==> flow/design.v <==
module aoc_solver_top #(
    parameter WIDTH    = 32,
    parameter HEIGHT   = 32,
    parameter LOG_SIZE = 10
) (
    input         clear,
    input         clock,
    input  [31:0] reg_wdata,
    input         reg_write_strobe,
    input  [3:0]  reg_addr,
    output [31:0] reg_rdata
);
    localparam LATENCY = WIDTH + 5;
    localparam CELLS   = WIDTH * HEIGHT;
    localparam [2:0] S_START    = 3'd0;
    localparam [2:0] S_LOAD     = 3'd1;
    localparam [2:0] S_PROCESS  = 3'd2;
    localparam [2:0] S_CHECK    = 3'd3;
    localparam [2:0] S_FINISHED = 3'd4;
    reg  [LOG_SIZE-1:0] ram_write_addr;
    wire ram_write_en = reg_write_strobe & (reg_addr == 4'd3);
    wire start        = reg_write_strobe & (reg_addr == 4'd0) & reg_wdata[0];
    always @(posedge clock)
        if (clear)
            ram_write_addr <= {LOG_SIZE{1'b0}};
        else if (reg_write_strobe & (reg_addr == 4'd2))
            ram_write_addr <= reg_wdata[LOG_SIZE-1:0];
    reg [2:0]          state;
    reg [LOG_SIZE-1:0] x_count, y_count, read_addr;
    reg [15:0]         total_removed;
    reg                has_changed;
    wire in_load      = (state == S_LOAD);
    wire in_process   = (state == S_PROCESS);
    wire enable_shift = in_load | in_process;
    reg mem [0:(1<<LOG_SIZE)-1];
    reg rd_q0, rd_q1, rd_q2;
    always @(posedge clock)
        if (clear) begin
            rd_q0 <= 1'b0;
            rd_q1 <= 1'b0;
            rd_q2 <= 1'b0;
        end else begin
            rd_q0 <= mem[read_addr];
            rd_q1 <= rd_q0;
            rd_q2 <= rd_q1;
        end
    wire row0 = rd_q2;
    reg [WIDTH-1:0] line1, line2;
    wire row1 = line1[WIDTH-1];
    wire row2 = line2[WIDTH-1];
    reg r0c1, r0c2, r1c1, r1c2, r2c1, r2c2;
    always @(posedge clock)
        if (clear) begin
            line1 <= {WIDTH{1'b0}};
            line2 <= {WIDTH{1'b0}};
            {r0c1, r0c2, r1c1, r1c2, r2c1, r2c2} <= 6'd0;
        end else if (enable_shift) begin
            line1 <= {line1[WIDTH-2:0], row0};
            line2 <= {line2[WIDTH-2:0], row1};
            r0c1 <= row0; r0c2 <= r0c1;
            r1c1 <= row1; r1c2 <= r1c1;
            r2c1 <= row2; r2c2 <= r2c1;
        end
    reg [LOG_SIZE-1:0] cur_x_pipe [0:LATENCY-2];
    reg [LOG_SIZE-1:0] cur_y_pipe [0:LATENCY-2];
    reg [LOG_SIZE-1:0] waddr_pipe [0:LATENCY-1];
    integer i;
    always @(posedge clock)
        if (clear) begin
            for (i = 0; i < LATENCY - 1; i = i + 1) begin
                cur_x_pipe[i] <= {LOG_SIZE{1'b0}};
                cur_y_pipe[i] <= {LOG_SIZE{1'b0}};
            end
            for (i = 0; i < LATENCY; i = i + 1)
                waddr_pipe[i] <= {LOG_SIZE{1'b0}};
        end else begin
            cur_x_pipe[0] <= x_count;
            cur_y_pipe[0] <= y_count;
            for (i = 1; i < LATENCY - 1; i = i + 1) begin
                cur_x_pipe[i] <= cur_x_pipe[i-1];
                cur_y_pipe[i] <= cur_y_pipe[i-1];
            end
            waddr_pipe[0] <= read_addr;
            for (i = 1; i < LATENCY; i = i + 1)
                waddr_pipe[i] <= waddr_pipe[i-1];
        end
    wire [LOG_SIZE-1:0] cur_x      = cur_x_pipe[LATENCY-2];
    wire [LOG_SIZE-1:0] cur_y      = cur_y_pipe[LATENCY-2];
    wire [LOG_SIZE-1:0] write_addr = waddr_pipe[LATENCY-1];
    wire is_left   = (cur_x == 0);
    wire is_right  = (cur_x == WIDTH - 1);
    wire is_top    = (cur_y == 0);
    wire is_bottom = (cur_y == HEIGHT - 1);
    wire n_ul = r2c2 & ~(is_top | is_left);
    wire n_u  = r2c1 & ~is_top;
    wire n_ur = row2 & ~(is_top | is_right);
    wire n_l  = r1c2 & ~is_left;
    wire n_r  = row1 & ~is_right;
    wire n_dl = r0c2 & ~(is_bottom | is_left);
    wire n_d  = r0c1 & ~is_bottom;
    wire n_dr = row0 & ~(is_bottom | is_right);
    wire [3:0] count_now = n_ul + n_u + n_ur + n_l + n_r + n_dl + n_d + n_dr;
    reg [3:0] neighbours_count;
    reg       center_delayed;
    always @(posedge clock)
        if (clear) begin
            neighbours_count <= 4'd0;
            center_delayed   <= 1'b0;
        end else if (enable_shift) begin
            neighbours_count <= count_now;
            center_delayed   <= r1c1;
        end
    wire remove    = in_process & center_delayed & (neighbours_count < 4'd4);
    wire advancing = in_load | (in_process & (read_addr < CELLS));
    wire                mem_we    = ram_write_en | remove;
    wire [LOG_SIZE-1:0] mem_waddr = remove ? write_addr : ram_write_addr;
    wire                mem_wdata = remove ? 1'b0 : reg_wdata[0];
    always @(posedge clock)
        if (mem_we)
            mem[mem_waddr] <= mem_wdata;
    always @(posedge clock)
        if (clear) begin
            state         <= S_START;
            x_count       <= {LOG_SIZE{1'b0}};
            y_count       <= {LOG_SIZE{1'b0}};
            read_addr     <= {LOG_SIZE{1'b0}};
            total_removed <= 16'd0;
            has_changed   <= 1'b0;
        end else begin
            if (advancing) begin
                read_addr <= read_addr + 1'b1;
                if (x_count == WIDTH - 1) begin
                    x_count <= {LOG_SIZE{1'b0}};
                    y_count <= y_count + 1'b1;
                end else
                    x_count <= x_count + 1'b1;
            end
            case (state)
                S_START:
                    if (start) begin
                        total_removed <= 16'd0;
                        read_addr     <= {LOG_SIZE{1'b0}};
                        x_count       <= {LOG_SIZE{1'b0}};
                        y_count       <= {LOG_SIZE{1'b0}};
                        has_changed   <= 1'b0;
                        state         <= S_LOAD;
                    end
                S_LOAD:
                    if (read_addr == LATENCY - 1)
                        state <= S_PROCESS;
                S_PROCESS: begin
                    if (remove) begin
                        has_changed   <= 1'b1;
                        total_removed <= total_removed + 16'd1;
                    end
                    if (write_addr == CELLS - 1)
                        state <= S_CHECK;
                end
                S_CHECK:
                    if (has_changed) begin
                        has_changed <= 1'b0;
                        read_addr   <= {LOG_SIZE{1'b0}};
                        x_count     <= {LOG_SIZE{1'b0}};
                        y_count     <= {LOG_SIZE{1'b0}};
                        state       <= S_LOAD;
                    end else
                        state <= S_FINISHED;
                default: ;
            endcase
        end
    wire done = (state == S_FINISHED);
    assign reg_rdata = (reg_addr == 4'd1) ? {total_removed, 15'd0, done} : 32'd0;
endmodule
Memo
Re: synthesis data of aoc_solver_top

## From RTL to reports: aoc_solver_top

Each step is given for the RTL above and for the edited RTL.
Lines under "before" count in the file above, lines under "after" in the edited file.
"change" is "after" less "before", of the values as shown.
Operators: Yosys type, input widths -> output width; for muxes data width and select width s.
Library cell names are shortened.
Not given: -

| design | value |
|---|---|
| design top | aoc_solver_top |
| clock port | clock |
| standard-cell library | sky130hd |
| timing corner | tt_025C_1v80 |

## Edit of the RTL

Unified diff, file above to edited file.
The edit is scripted: it alters the design's behaviour and was not made to optimise anything.

```diff
@@ -100,5 +100,5 @@
     wire n_d  = r0c1 & ~is_bottom;
     wire n_dr = row0 & ~(is_bottom | is_right);
-    wire [3:0] count_now = n_ul + n_u + n_ur + n_l + n_r + n_dl + n_d + n_dr;
+    wire [3:0] count_now = (n_ul + n_u + n_ur + n_l + n_r ^ n_dl) + n_d + n_dr;
     reg [3:0] neighbours_count;
     reg       center_delayed;
```

## Word-level counts

Source: Yosys, flattened and elaborated. Widths are those after wreduce. Print and check cells do not count. Equal cells are merged and count once.
Yosys's memory passes give these memory sizes; they may raise the number of words (mostly to a power of two), join words into wider ones and drop unused or constant bits.

Bit counts:

| what | before | after | change |
|---|---|---|---|
| RAM bits | 1,024 | 1,024 | 0 |
| bits in registers | 1,226 | 1,226 | 0 |
| output and inout bits | 32 | 32 | 0 |
| bits of input ports | 39 | 39 | 0 |
| word width x clocked read ports | 1 | 1 | 0 |
| memories | 1 | 1 | 0 |
| cells after elaboration | 228 | 228 | 0 |

Memories:

| what | before | after |
|---|---|---|
| words x width with read and write ports | mem 1024 x 1 bit 1R1W | mem 1024 x 1 bit 1R1W |

Cells by class:

| what | before | after | change |
|---|---|---|---|
| bitwise logic cells | 30 | 31 | +1 |
| muxes and demuxes | 31 | 31 | 0 |
| reductions and logical operators | 10 | 10 | 0 |
| order comparisons | 2 | 2 | 0 |
| equal/unequal tests | 16 | 16 | 0 |
| $add $sub $neg | 11 | 10 | -1 |

Operator list:

| cell | before | after | change |
|---|---|---|---|
| $add 4x1->4 | 4 | 3 | -1 |
| $xor 4x1->4 | 0 | 1 | +1 |

Operator kinds equal on both sides are left out: 36.

## Longest topological paths

Longest topological path by Yosys (ltp), each cell counted once; first at word level (registers and memories cut), then after technology mapping (sequential cells cut; the memories' decode and read muxes count).

Logic depth:

| what | before | after | change |
|---|---|---|---|
| depth after elaboration | 11 | 11 | 0 |
| ABC_AREA | 0 | 0 | - |
| gate-level depth with buffers | 16 | 13 | -3 |
| gate-level depth less buffers | 16 | 13 | -3 |

## Synthesis result

The flow's flattened synthesis, as Yosys stat reports it; memories are mapped. The netlist is that of the ABC_AREA named above (0 if unset); the other value can give another one.

Cells by type:

| cell | before | after | change |
|---|---|---|---|
| mux2_2 | 69 | 8 | -61 |
| a22oi_1 | 19 | 61 | +42 |
| o221ai_1 | 40 | 4 | -36 |
| mux4_2 | 172 | 207 | +35 |
| nand3_1 | 24 | 53 | +29 |
| clkbuf_1 | 334 | 359 | +25 |
| nand2_1 | 278 | 300 | +22 |
| buf_1 | 54 | 35 | -19 |
| a31oi_1 | 7 | 22 | +15 |
| o22ai_1 | 19 | 5 | -14 |
| buf_6 | 19 | 6 | -13 |
| mux2i_1 | 121 | 132 | +11 |
| and3_1 | 10 | 20 | +10 |
| buf_2 | 30 | 39 | +9 |
| xor2_1 | 15 | 24 | +9 |
| mux4_1 | 9 | 0 | -9 |
| a211o_1 | 9 | 1 | -8 |
| o21ai_0 | 23 | 30 | +7 |

Cell types equal on both sides are left out: 10.
Not every row of either side is listed.

Synthesis totals:

| what | before | after | change |
|---|---|---|---|
| buffer cells | 473 | 470 | -3 |
| area of sequential cells (µm²) | 55,233.0 | 55,233.0 | 0.0 |
| standard cells after synthesis | 6,130 | 6,139 | +9 |
| flip-flop cells | 2,247 | 2,247 | 0 |
| mapped area (µm²) | 79,269.8 | 79,114.6 | -155.2 |

## Worst setup path after synthesis

Source: OpenSTA report_checks on the synthesized netlist (no wires, ideal clock, input and output delay 20% of the period each), path of least setup slack; recovery checks are left aside. Register names are those of the netlist, which keeps one name where synthesis merged equal registers.

Timing post-synthesis:

| what | before | after | change |
|---|---|---|---|
| path type | input-to-reg | reg-to-reg | - |
| from | input port reg_wdata[0] | register state | - |
| to | memory mem[0] | memory mem[0] | - |
| delay of the path (ns) | 28.548 | 16.692 | -11.856 |
| clock period (ns) | 5.0 | 5.0 | 0.0 |
| required time (ns) | 0.034 | 2.135 | +2.101 |
| arrival time (ns) | 24.582 | 13.827 | -10.755 |
| library setup time (ns) | 4.966 | 2.865 | -2.101 |
| stages on the path | 2 | 6 | +4 |
| time at the first pin (ns) | 1.000 | 0.000 | -1.000 |
| setup slack (ns) | -24.548 | -11.691 | +12.857 |
| synthesis period reached (ns) | 29.548 | 16.691 | -12.857 |

"delay of the path" is the arrival time less input delay plus setup time.
"stages on the path" counts driving pins, that of a launching flip-flop among them; a cell with two outputs on the path counts twice.
"synthesis period reached" is the clock period less the worst setup slack; recovery checks do not enter. This is arithmetic on one report: input and output delays are still those of the set period (20% each).
An end named without its bit number is one bit of that signal or, where synthesis recoded a state register, one of its new flip-flops.
Between the ends stands the longest chain of elaborated cells between them, by number of cells; it is not shown to be the way that was timed. Of several equally long chains one is given.
Each line given opens the expression or statement behind the cell; cells for indexed reads and writes are added by Yosys, which also makes memories of some case tables.
At most two assigning lines are given for a register; there are more.

| on the way, post-synthesis, before | value |
|---|---|
| path through | inv_1 -> nor2_1 |
| length of the longest elaborated chain | 2 |

Ends and longest elaborated chain, post-synthesis, before:

| what | RTL line | source |
|---|---|---|
| start: declaration | 8 | `input  [31:0] reg_wdata,` |
| $mux 1 | 117 | `wire                mem_wdata = remove ? 1'b0 : reg_wdata[0];` |
| $mux 1 | 119 | `if (mem_we)` |
| end: declaration | 35 | `reg mem [0:(1<<LOG_SIZE)-1];` |

| on the way, post-synthesis, after | value |
|---|---|
| path through | dfxtp_1 -> inv_2 -> or4b_1 -> buf_2 -> clkbuf_1 -> and2_1 |

Ends and longest elaborated chain, post-synthesis, after:

| what | RTL line | source |
|---|---|---|
| start: declaration | 28 | `reg [2:0]          state;` |
| start: assignment | 123 | `state         <= S_START;` |
| start: assignment | 146 | `state         <= S_LOAD;` |
| end: declaration | 35 | `reg mem [0:(1<<LOG_SIZE)-1];` |

after: Chain of elaborated cells between the ends: none given.

## Timing after layout

From the final timing report of each run of set A: the path of least setup slack in the routed layout; clock arrival at registers is part of the times.

Timing post-layout:

| what | before | after | change |
|---|---|---|---|
| path type | input-to-output | reg-to-reg | - |
| from | input port reg_addr[0] | register read_addr[1] | - |
| to | output port reg_rdata[19] | register rd_q0 | - |
| stages on the path | 5 | 9 | +4 |
| setup slack (ns) | 1.03 | 1.24 | +0.21 |
| library setup time (ns) | - | 0.16 | - |
| clock period (ns) | 5.0 | 5.0 | 0.0 |
| required time (ns) | 4.00 | 5.70 | +1.70 |
| output delay (ns) | 1.00 | - | - |
| time at the first pin (ns) | 1.00 | 0.86 | -0.14 |
| arrival time (ns) | 2.97 | 4.46 | +1.49 |

Between the ends stands the longest chain of elaborated cells between them, by number of cells; it is not shown to be the way that was timed. Of several equally long chains one is given.
At most two assigning lines are given for a register; there are more.

| on the way, post-layout, before | value |
|---|---|
| path through | clkdlybuf4s50_1 -> nor4b_2 -> buf_4 -> and2_1 -> clkdlybuf4s50_1 |
| length of the longest elaborated chain | 2 |

Ends and longest elaborated chain, post-layout, before:

| what | RTL line | source |
|---|---|---|
| start: declaration | 10 | `input  [3:0]  reg_addr,` |
| $eq 4x1->1 | 172 | `assign reg_rdata = (reg_addr == 4'd1) ? {total_removed, 15'd0, done} : 32'd0;` |
| $mux 32 | 172 |  |
| end: declaration | 11 | `output [31:0] reg_rdata` |

| on the way, post-layout, after | value |
|---|---|
| path through | dfxtp_4 -> buf_4 -> mux4_2 -> a2111oi_0 -> nor3_1 -> or4_1 -> o21a_1 -> o41ai_1 -> a32oi_1 |

Ends and longest elaborated chain, post-layout, after:

| what | RTL line | source |
|---|---|---|
| start: declaration | 29 | `reg [LOG_SIZE-1:0] x_count, y_count, read_addr;` |
| start: assignment | 126 | `read_addr     <= {LOG_SIZE{1'b0}};` |
| start: assignment | 131 | `read_addr <= read_addr + 1'b1;` |
| end: declaration | 36 | `reg rd_q0, rd_q1, rd_q2;` |

after: Chain of elaborated cells between the ends: none given.

## Measured runs

Runs of the flow (Yosys, OpenROAD) on both versions; the two runs of a pair have the same settings. The constraints put input and output delay at 20% of the set period each and load the outputs with 0.01 pF.

| settings, set A | value |
|---|---|
| period_ns | 5.0 |
| CAP_MARGIN | 20 |
| CORE_MARGIN | 2 |
| CORE_UTILIZATION | 40 |
| SLEW_MARGIN | 20 |

Measured results, set A:

| what | before | after | change |
|---|---|---|---|
| utilization (%) | 45.5 | 45.5 | 0.0 |
| standard-cell area after layout (µm²) | 89,677.3 | 89,664.7 | -12.6 |
| worst setup slack after layout (ns) | 1.030 | 1.239 | +0.209 |
| period achieved (ns) | 3.970 | 3.761 | -0.209 |
| Yosys chip area after synthesis (µm²) | 79,269.8 | 79,114.6 | -155.2 |
| power consumption (mW) | 35.621 | 35.830 | +0.209 |
| area inside the die boundary (µm²) | 201,749.0 | 201,359.0 | -390.0 |

| settings, set B | value |
|---|---|
| CELL_PAD_IN_SITES_DETAIL_PLACEMENT | 0 |
| CORE_UTILIZATION | 67 |
| HOLD_SLACK_MARGIN | 0.09 |
| PLACE_DENSITY | 0.61 |
| SLEW_MARGIN | 30 |
| period_ns | 3.2 |
| CAP_MARGIN | 20 |
| CORE_MARGIN | 2 |

Measured results, set B:

| what | before | after | change |
|---|---|---|---|
| utilization (%) | 76.3 | 76.5 | +0.2 |
| standard-cell area after layout (µm²) | 89,905.0 | 89,986.3 | +81.3 |
| worst setup slack after layout (ns) | -0.428 | -0.030 | +0.398 |
| period achieved (ns) | 3.628 | 3.230 | -0.398 |
| Yosys chip area after synthesis (µm²) | 79,269.8 | 79,114.6 | -155.2 |
| power consumption (mW) | 54.768 | 54.896 | +0.128 |
| area inside the die boundary (µm²) | 121,080.0 | 120,847.0 | -233.0 |

"period achieved": clock period set for the run, less the worst setup slack. It is reckoned from that one timing run; input and output delays stay at 20% of the period that was set.
By "power consumption" is meant OpenSTA's value without simulated activity: inputs other than the clock are taken to toggle once in ten clock periods, and the tool carries that through the logic.
